==> flow/design.v <==
module sort_pipe #(
parameter DATA_WIDTH='d8
)(
input 				          clk,
input 				          rst_n,
input 					      client_val,
input [(8*DATA_WIDTH)-1:0]    client_data,
output reg                    client_rdy,
input 				          sort_rdy,
output reg                    sort_val,
output reg [8*DATA_WIDTH-1:0]   sort_data
);
reg [DATA_WIDTH-1 : 0] D0;
reg [DATA_WIDTH-1 : 0] D1;
reg [DATA_WIDTH-1 : 0] D2;
reg [DATA_WIDTH-1 : 0] D3;
reg [DATA_WIDTH-1 : 0] D4;
reg [DATA_WIDTH-1 : 0] D5;
reg [DATA_WIDTH-1 : 0] D6;
reg [DATA_WIDTH-1 : 0] D7;
reg [DATA_WIDTH-1:0] P0_C0_MAX;
reg [DATA_WIDTH-1:0] P0_C0_MIN;
reg [DATA_WIDTH-1:0] P0_C1_MIN;
reg [DATA_WIDTH-1:0] P0_C1_MAX;
reg [DATA_WIDTH-1:0] P0_C2_MAX;
reg [DATA_WIDTH-1:0] P0_C2_MIN;
reg [DATA_WIDTH-1:0] P0_C3_MIN;
reg [DATA_WIDTH-1:0] P0_C3_MAX;
reg [DATA_WIDTH-1:0] P1_C0_MAX;
reg [DATA_WIDTH-1:0] P1_C0_MIN;
reg [DATA_WIDTH-1:0] P1_C1_MIN;
reg [DATA_WIDTH-1:0] P1_C1_MAX;
reg [DATA_WIDTH-1:0] P1_C2_MAX;
reg [DATA_WIDTH-1:0] P1_C2_MIN;
reg [DATA_WIDTH-1:0] P1_C3_MIN;
reg [DATA_WIDTH-1:0] P1_C3_MAX;
reg [DATA_WIDTH-1:0] P2_C0_MIN;
reg [DATA_WIDTH-1:0] P2_C0_MAX;
reg [DATA_WIDTH-1:0] P2_C1_MIN;
reg [DATA_WIDTH-1:0] P2_C1_MAX;
reg [DATA_WIDTH-1:0] P3_C0_MIN;
reg [DATA_WIDTH-1:0] P3_C0_MAX;
reg [DATA_WIDTH-1:0] P3_C1_MIN;
reg [DATA_WIDTH-1:0] P3_C1_MAX;
reg [DATA_WIDTH-1:0] P3_C2_MIN;
reg [DATA_WIDTH-1:0] P3_C2_MAX;
reg [DATA_WIDTH-1:0] P3_C3_MIN;
reg [DATA_WIDTH-1:0] P3_C3_MAX;
reg [DATA_WIDTH-1:0] P4_C0_MIN;
reg [DATA_WIDTH-1:0] P4_C0_MAX;
reg [DATA_WIDTH-1:0] P4_C1_MAX;
reg [DATA_WIDTH-1:0] P4_C1_MIN;
reg [DATA_WIDTH-1:0] P4_C2_MIN;
reg [DATA_WIDTH-1:0] P4_C2_MAX;
reg [DATA_WIDTH-1:0] P4_C3_MAX;
reg [DATA_WIDTH-1:0] P4_C3_MIN;
reg [DATA_WIDTH-1:0] P5_C0_MIN;
reg [DATA_WIDTH-1:0] P5_C0_MAX;
reg [DATA_WIDTH-1:0] P5_C1_MAX;
reg [DATA_WIDTH-1:0] P5_C1_MIN;
reg [DATA_WIDTH-1:0] P5_C2_MIN;
reg [DATA_WIDTH-1:0] P5_C2_MAX;
reg [DATA_WIDTH-1:0] P5_C3_MAX;
reg [DATA_WIDTH-1:0] P5_C3_MIN;
reg [DATA_WIDTH-1:0] P2_C0_MIN_D;
reg [DATA_WIDTH-1:0] P2_C2_MIN_D;
reg [DATA_WIDTH-1:0] P2_C1_MAX_D;
reg [DATA_WIDTH-1:0] P2_C3_MAX_D;
reg [DATA_WIDTH-1:0] P4_C0_MIN_D;
reg [DATA_WIDTH-1:0] P4_C0_MAX_D;
reg [DATA_WIDTH-1:0] P4_C3_MIN_D;
reg [DATA_WIDTH-1:0] P4_C3_MAX_D;
reg [DATA_WIDTH-1:0] P5_C0_MIN_D;
reg [DATA_WIDTH-1:0] P5_C3_MAX_D;
reg [7:0] vld;
wire adv = ~vld[7] | sort_rdy;
always @(posedge clk or negedge rst_n) begin
if(~rst_n) D0 <= 'b0;
else if(adv) D0 <= client_data[DATA_WIDTH-1 : 0];
end
always @(posedge clk or negedge rst_n) begin
if(~rst_n) D1 <= 'b0;
else if(adv) D1 <=client_data[(2*DATA_WIDTH)-1 : DATA_WIDTH]; 
end
always @(posedge clk or negedge rst_n) begin
if(~rst_n) D2 <= 'b0;
else if(adv) D2 <=client_data[(3*DATA_WIDTH)-1 :(2*DATA_WIDTH)];
end 
always @(posedge clk or negedge rst_n) begin
if(~rst_n) D3 <= 'b0;
else if(adv) D3 <=client_data[(4*DATA_WIDTH)-1 :(3*DATA_WIDTH)];
end 
always @(posedge clk or negedge rst_n) begin
if(~rst_n) D4 <= 'b0;
else if(adv) D4 <=client_data[(5*DATA_WIDTH)-1 :(4*DATA_WIDTH)];
end 
always @(posedge clk or negedge rst_n) begin
if(~rst_n) D5 <= 'b0;
else if(adv) D5 <=client_data[(6*DATA_WIDTH)-1 :(5*DATA_WIDTH)];
end 
always @(posedge clk or negedge rst_n) begin
if(~rst_n) D6 <= 'b0;
else if(adv) D6 <=client_data[(7*DATA_WIDTH)-1 :(6*DATA_WIDTH)];
end 
always @(posedge clk or negedge rst_n) begin
if(~rst_n) D7 <= 'b0;
else if(adv) D7 <=client_data[(8*DATA_WIDTH)-1 :(7*DATA_WIDTH)]; 
end 
always @(posedge clk or negedge rst_n) begin
	if(~rst_n) P0_C0_MIN <= 'b0;
	else if (adv) if (D0 < D1) begin
		P0_C0_MIN <= D0;
	end
	else P0_C0_MIN <= D1;
end
always @(posedge clk or negedge rst_n) begin
	if(~rst_n) P0_C0_MAX <= 'b0;
	else if (adv) if (D0 > D1) begin
		P0_C0_MAX <= D0;
	end
	else P0_C0_MAX <= D1;
end
always @(posedge clk or negedge rst_n) begin
	if(~rst_n) P0_C1_MIN <= 'b0;
	else if (adv) if (D2 < D3) begin
		P0_C1_MIN <= D2;
	end
	else P0_C1_MIN <= D3;
end
always @(posedge clk or negedge rst_n) begin
	if(~rst_n) P0_C1_MAX <= 'b0;
	else if (adv) if (D2 > D3) begin
		P0_C1_MAX <= D2;
	end
	else P0_C1_MAX <= D3;
end
always @(posedge clk or negedge rst_n) begin
	if(~rst_n) P0_C2_MIN <= 'b0;
	else if (adv) if (D4 < D5) begin
		P0_C2_MIN <= D4;
	end
	else P0_C2_MIN <= D5;
end
always @(posedge clk or negedge rst_n) begin
	if(~rst_n) P0_C2_MAX <= 'b0;
	else if (adv) if (D4 > D5) begin
		P0_C2_MAX <= D4;
	end
	else P0_C2_MAX <= D5;
end
always @(posedge clk or negedge rst_n) begin
	if(~rst_n) P0_C3_MIN <= 'b0;
	else if (adv) if (D6 < D7) begin
		P0_C3_MIN <= D6;
	end
	else P0_C3_MIN <= D7;
end
always @(posedge clk or negedge rst_n) begin
	if(~rst_n) P0_C3_MAX <= 'b0;
	else if (adv) if (D6 > D7) begin
		P0_C3_MAX <= D6;
	end
	else P0_C3_MAX <= D7;
end
always @(posedge clk or negedge rst_n) begin
if(~rst_n) P1_C0_MIN <= 'b0;
	else if (adv) if (P0_C0_MIN < P0_C1_MIN) begin
		P1_C0_MIN <=P0_C0_MIN;
	end
	else P1_C0_MIN <= P0_C1_MIN;
end
always @(posedge clk or negedge rst_n) begin
if(~rst_n) P1_C0_MAX <= 'b0;
	else if (adv) if (P0_C0_MIN >P0_C1_MIN) begin
		P1_C0_MAX <=P0_C0_MIN;
	end
	else P1_C0_MAX <= P0_C1_MIN;
end
always @(posedge clk or negedge rst_n) begin
if(~rst_n) P1_C1_MIN <= 'b0;
	else if (adv) if (P0_C0_MAX < P0_C1_MAX) begin
		P1_C1_MIN <=P0_C0_MAX;
	end
	else P1_C1_MIN <= P0_C1_MAX;
end
always @(posedge clk or negedge rst_n) begin
if(~rst_n) P1_C1_MAX <= 'b0;
	else if (adv) if (P0_C0_MAX >P0_C1_MAX) begin
		P1_C1_MAX <=P0_C0_MAX;
	end
	else P1_C1_MAX <= P0_C1_MAX;
end
always @(posedge clk or negedge rst_n) begin
if(~rst_n) P1_C2_MIN <= 'b0;
	else if (adv) if (P0_C2_MIN < P0_C3_MIN) begin
		P1_C2_MIN <=P0_C2_MIN;
	end
	else P1_C2_MIN <= P0_C3_MIN;
end
always @(posedge clk or negedge rst_n) begin
if(~rst_n) P1_C2_MAX <= 'b0;
	else if (adv) if (P0_C2_MIN >P0_C3_MIN) begin
		P1_C2_MAX <=P0_C2_MIN;
end
	else P1_C2_MAX <= P0_C3_MIN;
end
always @(posedge clk or negedge rst_n) begin
if(~rst_n) P1_C3_MIN <= 'b0;
	else if (adv) if (P0_C2_MAX < P0_C3_MAX) begin
		P1_C3_MIN <=P0_C2_MAX;
	end
	else P1_C3_MIN <= P0_C3_MAX;
end
always @(posedge clk or negedge rst_n) begin
if(~rst_n) P1_C3_MAX <= 'b0;
	else if (adv) if (P0_C2_MAX >P0_C3_MAX) begin
		P1_C3_MAX <=P0_C2_MAX;
	end
	else P1_C3_MAX <= P0_C3_MAX;
end
always @(posedge clk or negedge rst_n) begin
if(~rst_n) P2_C0_MIN <= 'b0;
else if (adv) if(P1_C0_MAX<P1_C1_MIN)begin
       P2_C0_MIN<=P1_C0_MAX;
end
	 else P2_C0_MIN<=P1_C1_MIN;
	end
always @(posedge clk or negedge rst_n) begin  
if(~rst_n) P2_C0_MAX <= 'b0;
else if (adv) if(P1_C0_MAX>P1_C1_MIN) begin
     P2_C0_MAX<=P1_C0_MAX;
	 end
	 else P2_C0_MAX<=P1_C1_MIN;
	 end
always @(posedge clk or negedge rst_n) begin
if(~rst_n) P2_C1_MIN <= 'b0;
else if (adv) if(P1_C2_MAX<P1_C3_MIN)begin
     P2_C1_MIN<=P1_C2_MAX;
	 end
	 else P2_C1_MIN<=P1_C3_MIN;
	 end
always @(posedge clk or negedge rst_n) begin  
if(~rst_n) P2_C1_MAX <= 'b0;
else if (adv) if(P1_C2_MAX>P1_C3_MIN)begin
     P2_C1_MAX<=P1_C2_MAX;
	 end
	 else P2_C1_MAX<=P1_C3_MIN;
	 end
always @(posedge clk or negedge rst_n) begin
if(~rst_n) P3_C0_MIN <= 'b0;
else if (adv) if(P2_C0_MIN_D<P2_C2_MIN_D)begin
     P3_C0_MIN<=P2_C0_MIN_D;
	 end
	 else P3_C0_MIN<=P2_C2_MIN_D;
end
always @(posedge clk or negedge rst_n) begin
if(~rst_n) P3_C2_MIN <= 'b0;
else if (adv) if(P2_C0_MIN_D<P2_C2_MIN_D)begin
     P3_C2_MIN<=P2_C2_MIN_D;
	 end
	 else P3_C2_MIN<=P2_C0_MIN_D;
end
always @(posedge clk or negedge rst_n) begin
if(~rst_n) P3_C0_MAX <= 'b0;
else if (adv) if(P2_C0_MIN<P2_C1_MIN)begin
     P3_C0_MAX<=P2_C0_MIN;
	 end
	 else P3_C0_MAX<=P2_C1_MIN;
	 end
always @(posedge clk or negedge rst_n) begin
if(~rst_n) P3_C2_MAX <= 'b0;
else if (adv) if(P2_C0_MIN<P2_C1_MIN)begin
     P3_C2_MAX<=P2_C1_MIN;
	 end
	 else P3_C2_MAX<=P2_C0_MIN;
 end
 always @(posedge clk or negedge rst_n) begin
 if(~rst_n)P3_C1_MIN<='b0;
 else if (adv) if(P2_C0_MAX<P2_C1_MAX)begin
  P3_C1_MIN<=P2_C0_MAX;
  end
  else P3_C1_MIN<=P2_C1_MAX;
  end
   always @(posedge clk or negedge rst_n) begin
 if(~rst_n)P3_C3_MIN<='b0;
 else if (adv) if(P2_C0_MAX<P2_C1_MAX)begin
  P3_C3_MIN<=P2_C1_MAX;
  end
  else P3_C3_MIN<=P2_C0_MAX;
  end
  always @(posedge clk or negedge rst_n) begin
 if(~rst_n)P3_C1_MAX<='b0;
 else if (adv) if(P2_C1_MAX_D<P2_C3_MAX_D)begin
  P3_C1_MAX<=P2_C1_MAX_D;
  end
  else P3_C1_MAX<=P2_C3_MAX_D;
  end
   always @(posedge clk or negedge rst_n) begin
 if(~rst_n)P3_C3_MAX<='b0;
 else if (adv) if(P2_C1_MAX_D<P2_C3_MAX_D)begin
  P3_C3_MAX<=P2_C3_MAX_D;
  end
  else P3_C3_MAX<=P2_C1_MAX_D;
  end
always @(posedge clk or negedge rst_n) begin
  if(~rst_n)P4_C1_MIN<='b0;
  else if (adv) if(P3_C1_MIN>P3_C2_MIN)begin
  P4_C1_MIN<=P3_C2_MIN;
  end
  else P4_C1_MIN <=P3_C1_MIN;
  end
always @(posedge clk or negedge rst_n) begin
  if(~rst_n)P4_C2_MIN<='b0;
  else if (adv) if(P3_C1_MIN>P3_C2_MIN)begin
  P4_C2_MIN<=P3_C1_MIN;
  end
  else P4_C2_MIN <=P3_C2_MIN;
  end 
always @(posedge clk or negedge rst_n) begin
   if(~rst_n) P4_C1_MAX<='b0;
   else if (adv) if(P3_C1_MAX<P3_C2_MAX)begin
   P4_C1_MAX<=P3_C1_MAX;
   end
   else  P4_C1_MAX<=P3_C2_MAX;
   end
always @(posedge clk or negedge rst_n) begin
   if(~rst_n)P4_C2_MAX<='b0;
   else if (adv) if(P3_C1_MAX<P3_C2_MAX)begin
   P4_C2_MAX<=P3_C2_MAX;
   end
   else P4_C2_MAX<=P3_C1_MAX;
   end
always @(posedge clk or negedge rst_n) begin
   if(~rst_n)P5_C0_MAX<='b0;
   else if (adv) if(P4_C0_MAX_D>P4_C1_MIN)begin
   P5_C0_MAX<=P4_C1_MIN;
   end
   else P5_C0_MAX<=P4_C0_MAX_D;
   end
always @(posedge clk or negedge rst_n) begin
   if(~rst_n)P5_C1_MIN<='b0;
   else if (adv) if(P4_C0_MAX_D>P4_C1_MIN)begin
   P5_C1_MIN<=P4_C0_MAX_D;
   end
   else  P5_C1_MIN<=P4_C1_MIN;
end
always @(posedge clk or negedge rst_n) begin
   if(~rst_n)P5_C1_MAX<='b0;
   else if (adv) if(P4_C1_MAX>P4_C2_MIN)begin
   P5_C1_MAX<=P4_C2_MIN;
   end
   else  P5_C1_MAX<=P4_C1_MAX;
end
always @(posedge clk or negedge rst_n) begin
   if(~rst_n)P5_C2_MIN<='b0;
   else if (adv) if(P4_C1_MAX>P4_C2_MIN)begin
   P5_C2_MIN<=P4_C1_MAX;
   end
   else P5_C2_MIN<=P4_C2_MIN;
   end
always @(posedge clk or negedge rst_n) begin
   if(~rst_n)P5_C2_MAX<='b0;
   else if (adv) if(P4_C2_MAX>P4_C3_MIN_D)begin
   	P5_C2_MAX<=P4_C3_MIN_D;
   end
   else  P5_C2_MAX<=P4_C2_MAX;
end
always @(posedge clk or negedge rst_n) begin
   if(~rst_n)P5_C3_MIN<='b0;
   else if (adv) if(P4_C2_MAX>P4_C3_MIN_D)begin
   P5_C3_MIN<=P4_C2_MAX;
   end
   else P5_C3_MIN<=P4_C3_MIN_D;
   end
always @(posedge clk or negedge rst_n) begin
   if(~rst_n) begin
      P2_C0_MIN_D <= 'b0; P2_C2_MIN_D <= 'b0; P2_C1_MAX_D <= 'b0; P2_C3_MAX_D <= 'b0;
      P4_C0_MIN_D <= 'b0; P4_C0_MAX_D <= 'b0; P4_C3_MIN_D <= 'b0; P4_C3_MAX_D <= 'b0;
      P5_C0_MIN_D <= 'b0; P5_C3_MAX_D <= 'b0;
   end
   else if (adv) begin
      P2_C0_MIN_D <= P1_C0_MIN; P2_C2_MIN_D <= P1_C2_MIN; P2_C1_MAX_D <= P1_C1_MAX; P2_C3_MAX_D <= P1_C3_MAX;
      P4_C0_MIN_D <= P3_C0_MIN; P4_C0_MAX_D <= P3_C0_MAX; P4_C3_MIN_D <= P3_C3_MIN; P4_C3_MAX_D <= P3_C3_MAX;
      P5_C0_MIN_D <= P4_C0_MIN_D; P5_C3_MAX_D <= P4_C3_MAX_D;
   end
end
always @(posedge clk or negedge rst_n) begin
   if(~rst_n) vld <= 'b0;
   else if (adv) vld <= {vld[6:0], client_val};
end
always @(posedge clk or negedge rst_n) begin
   if(~rst_n) sort_data <= 64'b0;
   else if (adv)
     sort_data <= {P5_C0_MIN_D,P5_C0_MAX,P5_C1_MIN,P5_C1_MAX,P5_C2_MIN,P5_C2_MAX,P5_C3_MIN,P5_C3_MAX_D};
end
always @(*) begin
   sort_val   = vld[7];
   client_rdy = adv;
end
endmodule
Ticket comment

* Tool chain data of sort_pipe
Each step is given for the RTL above and for the edited RTL.
"unedited" refers to lines of the RTL above, "edited" to lines of the edited file.
"difference": "edited" minus "unedited" as printed here. "rel. change": 100 x difference / "unedited".
Operators carry their Yosys type and port widths (W data, S select, Z words).
The mark n/a stands for no value.
- Design top :: sort_pipe
- Clock input :: clk
- Standard-cell library :: sky130hd
- Timing corner :: tt_025C_1v80

* Edit of the RTL
The edit as a unified diff against the file above.
This change comes from a script, not from a designer. The edited design behaves differently; no optimisation was intended.
#+begin_src diff
@@ -21,5 +21,5 @@
 reg [DATA_WIDTH-1:0] P0_C0_MAX;
 reg [DATA_WIDTH-1:0] P0_C0_MIN;
-reg [DATA_WIDTH-1:0] P0_C1_MIN;
+reg [DATA_WIDTH/2-1:0] P0_C1_MIN;
 reg [DATA_WIDTH-1:0] P0_C1_MAX;
 reg [DATA_WIDTH-1:0] P0_C2_MAX;
#+end_src

* After elaboration
Yosys after proc, flatten, opt, wreduce and memory -nomap, before mapping. Enables and synchronous resets that opt folds into registers are not counted as muxes. Memory bits, and registers merged into a memory's read port (data or address), are not among the register bits. Print and check cells are not counted. Equal cells are merged and count once.
** Cells by class
- magnitude comparators :: unedited 29, edited 29, difference 0, rel. change 0.00%
- multiplexer cells :: unedited 38, edited 38, difference 0, rel. change 0.00%
- bitwise operators :: unedited 2, edited 2, difference 0, rel. change 0.00%
** Operators with widths
- $mux W8 :: unedited 38, edited 37, difference -1, rel. change -2.63%
- $lt A8 B8 Y1 :: unedited 15, edited 14, difference -1, rel. change -6.67%
- $gt A8 B8 Y1 :: unedited 14, edited 13, difference -1, rel. change -7.14%
- $gt A8 B4 Y1 :: unedited 0, edited 1, difference +1
- $lt A8 B4 Y1 :: unedited 0, edited 1, difference +1
- $mux W4 :: unedited 0, edited 1, difference +1
Unchanged operator kinds not shown: 2.
** Storage and ports
- register bits after elaboration :: unedited 520, edited 516, difference -4, rel. change -0.77%
- input bits :: unedited 68, edited 68, difference 0, rel. change 0.00%
- output and inout bits :: unedited 66, edited 66, difference 0, rel. change 0.00%
- elaborated cells :: unedited 127, edited 127, difference 0, rel. change 0.00%

* Depth
Depth = most cells in a row (Yosys ltp): at word level without a register or memory, in the mapped netlist without a sequential cell, where the memories' decode and read muxes count.
** Depth
- depth after elaboration :: unedited 2, edited 2, difference 0, rel. change 0.00%
- ABC_AREA :: unedited 0, edited 0
- gate-level depth with buffers :: unedited 8, edited 8, difference 0, rel. change 0.00%
- gate-level depth less buffers :: unedited 7, edited 7, difference 0, rel. change 0.00%

* Netlist
Source: synth_stat.txt of the flow (Yosys; design flattened, memories mapped). It holds for the ABC_AREA given above (unset counts as 0); a run with the other value may have another netlist.
** Mapped netlist
- standard cells after synthesis :: unedited 3221, edited 3161, difference -60, rel. change -1.86%
- chip area (Yosys) (mm2) :: unedited 0.0282446, edited 0.0276515, difference -0.0005931, rel. change -2.10%
- area of sequential cells (mm2) :: unedited 0.0130125, edited 0.0129124, difference -0.0001001, rel. change -0.77%
- flip-flop cells :: unedited 520, edited 516, difference -4, rel. change -0.77%
** Cells by type
- sky130_fd_sc_hd__nand3_1 :: unedited 347, edited 329, difference -18, rel. change -5.19%
- sky130_fd_sc_hd__o21ai_0 :: unedited 248, edited 264, difference +16, rel. change +6.45%
- sky130_fd_sc_hd__o21ai_1 :: unedited 49, edited 37, difference -12, rel. change -24.49%
- sky130_fd_sc_hd__nand2_1 :: unedited 604, edited 615, difference +11, rel. change +1.82%
- sky130_fd_sc_hd__o211ai_1 :: unedited 123, edited 114, difference -9, rel. change -7.32%
- sky130_fd_sc_hd__a31oi_1 :: unedited 144, edited 136, difference -8, rel. change -5.56%
- sky130_fd_sc_hd__buf_2 :: unedited 96, edited 88, difference -8, rel. change -8.33%
- sky130_fd_sc_hd__nand4_1 :: unedited 94, edited 86, difference -8, rel. change -8.51%
- sky130_fd_sc_hd__buf_4 :: unedited 14, edited 22, difference +8, rel. change +57.14%
- sky130_fd_sc_hd__o211ai_2 :: unedited 8, edited 0, difference -8, rel. change -100.00%
- sky130_fd_sc_hd__mux2i_1 :: unedited 0, edited 8, difference +8
- sky130_fd_sc_hd__clkbuf_1 :: unedited 57, edited 50, difference -7, rel. change -12.28%
- sky130_fd_sc_hd__o21ai_2 :: unedited 19, edited 12, difference -7, rel. change -36.84%
- sky130_fd_sc_hd__nor2_4 :: unedited 10, edited 5, difference -5, rel. change -50.00%
- sky130_fd_sc_hd__a211o_1 :: unedited 3, edited 8, difference +5, rel. change +166.67%
- sky130_fd_sc_hd__dfrtp_1 :: unedited 520, edited 516, difference -4, rel. change -0.77%
- sky130_fd_sc_hd__ha_1 :: unedited 147, edited 143, difference -4, rel. change -2.72%
- sky130_fd_sc_hd__inv_1 :: unedited 147, edited 143, difference -4, rel. change -2.72%
Unchanged cell types not shown: 6.
The list need not be complete.

* Path before layout
Path of least setup slack by OpenSTA after synthesis, without wires, with an ideal clock, recovery checks aside; 20% of the period is set as input and as output delay. Where synthesis merged equal registers, the netlist keeps one of their names.
** Path after synthesis
- path type :: unedited input to output, edited input to output
- start :: unedited input port sort_rdy, edited input port sort_rdy
- end :: unedited output port client_rdy, edited output port client_rdy
- clock period (ps) :: unedited 3000, edited 3000, difference 0, rel. change 0.00%
- input delay (ps) :: unedited 600, edited 600, difference 0, rel. change 0.00%
- output delay (ps) :: unedited 600, edited 600, difference 0, rel. change 0.00%
- arrival time (ps) :: unedited 1296, edited 1380, difference +84, rel. change +6.48%
- path slack (ps) :: unedited 1104, edited 1020, difference -84
- path delay (ps) :: unedited 696, edited 780, difference +84, rel. change +12.07%
- stages on the path :: unedited 5, edited 6, difference +1, rel. change +20.00%
- synthesis period reached (ps) :: unedited 1896, edited 1980, difference +84, rel. change +4.43%
"path delay" is the arrival time less input delay plus setup time.
A path that ends at an output port has no setup time.
"stages on the path" counts driving pins, that of a launching flip-flop among them; a cell with two outputs on the path counts twice.
"synthesis period reached" = period - worst setup slack (recovery checks aside). The figure is calculated, with input and output delays left at 20% of the set period.
The rows between start and end are the longest chain of elaborated cells between them; the timing report does not say that the signal goes this way. Where chains are equally long, one stands for them.
Each line given opens the expression or statement behind the cell; cells for indexed reads and writes are added by Yosys, which also makes memories of some case tables.
On the way, after synthesis, unedited:
- Cells stage by stage :: sky130_fd_sc_hd__nor2b_2 -> sky130_fd_sc_hd__inv_2 -> sky130_fd_sc_hd__buf_4 -> sky130_fd_sc_hd__buf_2 -> sky130_fd_sc_hd__buf_2
- Length of the longest elaborated chain :: 1
- Elaborated cells on any way between the ends :: 1
- RTL lines with such cells :: 1
** Ends and longest elaborated chain, after synthesis, unedited
- start, declared :: RTL line 9 : input sort_rdy,
- $or A1 B1 Y1 :: RTL line 76 : wire adv = ~vld[7] | sort_rdy;
- end, declared :: RTL line 8 : output reg                    client_rdy,
On the way, after synthesis, edited:
- Cells stage by stage :: sky130_fd_sc_hd__nor2b_2 -> sky130_fd_sc_hd__inv_2 -> sky130_fd_sc_hd__buf_4 -> sky130_fd_sc_hd__buf_4 -> sky130_fd_sc_hd__buf_2 -> sky130_fd_sc_hd__buf_2
- Length of the longest elaborated chain :: 1
- Elaborated cells on any way between the ends :: 1
- RTL lines with such cells :: 1
** Ends and longest elaborated chain, after synthesis, edited
- start, declared :: RTL line 9 : input sort_rdy,
- $or A1 B1 Y1 :: RTL line 76 : wire adv = ~vld[7] | sort_rdy;
- end, declared :: RTL line 8 : output reg                    client_rdy,

* Path in the finished layout
Path of least setup slack in the final report of the runs of pair A (OpenROAD, finished layout, wires in). Where an end is a register, its clock arrival counts in the times.
The report prints the path's times to 10 ps; the period is as set.
** Path post-layout
- path type :: unedited register to output, edited register to output
- start :: unedited register vld[7], edited register vld[7]
- end :: unedited output port client_rdy, edited output port client_rdy
- clock period (ps) :: unedited 2500, edited 2500, difference 0, rel. change 0.00%
- output delay (ps) :: unedited 500, edited 500, difference 0, rel. change 0.00%
- arrival time (ps) :: unedited 1850, edited 1870, difference +20, rel. change +1.08%
- path slack (ps) :: unedited 150, edited 130, difference -20
- stages on the path :: unedited 4, edited 4, difference 0, rel. change 0.00%
The rows between start and end are the longest chain of elaborated cells between them; the timing report does not say that the signal goes this way. Where chains are equally long, one stands for them.
On the way, post-layout, unedited:
- Cells stage by stage :: sky130_fd_sc_hd__dfrtp_1 -> sky130_fd_sc_hd__nor2b_4 -> sky130_fd_sc_hd__inv_8 -> sky130_fd_sc_hd__clkdlybuf4s50_1
- Length of the longest elaborated chain :: 2
- Elaborated cells on any way between the ends :: 2
- RTL lines with such cells :: 1
** Ends and longest elaborated chain, post-layout, unedited
- start, declared :: RTL line 75 : reg [7:0] vld;
- start, assigned :: RTL line 388 : if(~rst_n) vld <= 'b0;
- start, assigned :: RTL line 389 : else if (adv) vld <= {vld[6:0], client_val};
- $not A1 Y1 :: RTL line 76 : wire adv = ~vld[7] | sort_rdy;
- $or A1 B1 Y1 :: RTL line 76
- end, declared :: RTL line 8 : output reg                    client_rdy,
On the way, post-layout, edited:
- Cells stage by stage :: sky130_fd_sc_hd__dfrtp_1 -> sky130_fd_sc_hd__nor2b_4 -> sky130_fd_sc_hd__inv_8 -> sky130_fd_sc_hd__clkdlybuf4s50_1
- Length of the longest elaborated chain :: 2
- Elaborated cells on any way between the ends :: 2
- RTL lines with such cells :: 1
** Ends and longest elaborated chain, post-layout, edited
- start, declared :: RTL line 75 : reg [7:0] vld;
- start, assigned :: RTL line 388 : if(~rst_n) vld <= 'b0;
- start, assigned :: RTL line 389 : else if (adv) vld <= {vld[6:0], client_val};
- $not A1 Y1 :: RTL line 76 : wire adv = ~vld[7] | sort_rdy;
- $or A1 B1 Y1 :: RTL line 76
- end, declared :: RTL line 8 : output reg                    client_rdy,

* Layout results
Both versions went through the flow (Yosys, OpenROAD) with the same settings in each pair. Constraints: input delay and output delay 20% of the set period each, output load 0.01 pF.
Settings, pair A:
- CORE_UTILIZATION :: 40
- PLACE_DENSITY :: 0.6
- period_ns :: 2.5
- CAP_MARGIN :: 20
- CORE_MARGIN :: 2
- SLEW_MARGIN :: 20
** Measured results, pair A
- post-synthesis cell area (mm2) :: unedited 0.0282446, edited 0.0276515, difference -0.0005931, rel. change -2.10%
- area of the die (mm2) :: unedited 0.0727543, edited 0.071249, difference -0.0015053, rel. change -2.07%
- area of the standard cells in the finished layout (mm2) :: unedited 0.0326901, edited 0.0318693, difference -0.0008208, rel. change -2.51%
- final design utilization (%) :: unedited 46.7, edited 46.5, difference -0.2
- smallest setup slack (ps) :: unedited 155, edited 125, difference -30
- total negative setup slack (ps) :: unedited 0, edited 0, difference 0
- total power of the final layout (mW) :: unedited 50.433, edited 47.777, difference -2.656, rel. change -5.27%
- reached clock period (ps) :: unedited 2345, edited 2375, difference +30, rel. change +1.28%
Settings, pair B:
- CELL_PAD_IN_SITES_DETAIL_PLACEMENT :: 0
- CELL_PAD_IN_SITES_GLOBAL_PLACEMENT :: 3
- CORE_ASPECT_RATIO :: 1.28
- CORE_UTILIZATION :: 21
- GPL_ROUTABILITY_DRIVEN :: 1
- MAX_ROUTING_LAYER :: met5
- MIN_ROUTING_LAYER :: met1
- PLACE_DENSITY_LB_ADDON :: 0.14
- SETUP_SLACK_MARGIN :: 0.51
- period_ns :: 1.97
- CAP_MARGIN :: 20
- CORE_MARGIN :: 2
- SLEW_MARGIN :: 20
** Measured results, pair B
- post-synthesis cell area (mm2) :: unedited 0.0282446, edited 0.0276515, difference -0.0005931, rel. change -2.10%
- area of the die (mm2) :: unedited 0.137471, edited 0.134616, difference -0.002855, rel. change -2.08%
- area of the standard cells in the finished layout (mm2) :: unedited 0.0442737, edited 0.0426234, difference -0.0016503, rel. change -3.73%
- final design utilization (%) :: unedited 33.1, edited 32.6, difference -0.5
- smallest setup slack (ps) :: unedited 2, edited 37, difference +35
- total negative setup slack (ps) :: unedited 0, edited 0, difference 0
- total power of the final layout (mW) :: unedited 92.863, edited 86.864, difference -5.999, rel. change -6.46%
- reached clock period (ps) :: unedited 1968, edited 1933, difference -35, rel. change -1.78%
"reached clock period" = clock period - worst setup slack. The figure is calculated, with input and output delays left at 20% of the set period.
"total power of the final layout" is the tool's figure for a default switching activity; nothing was simulated.
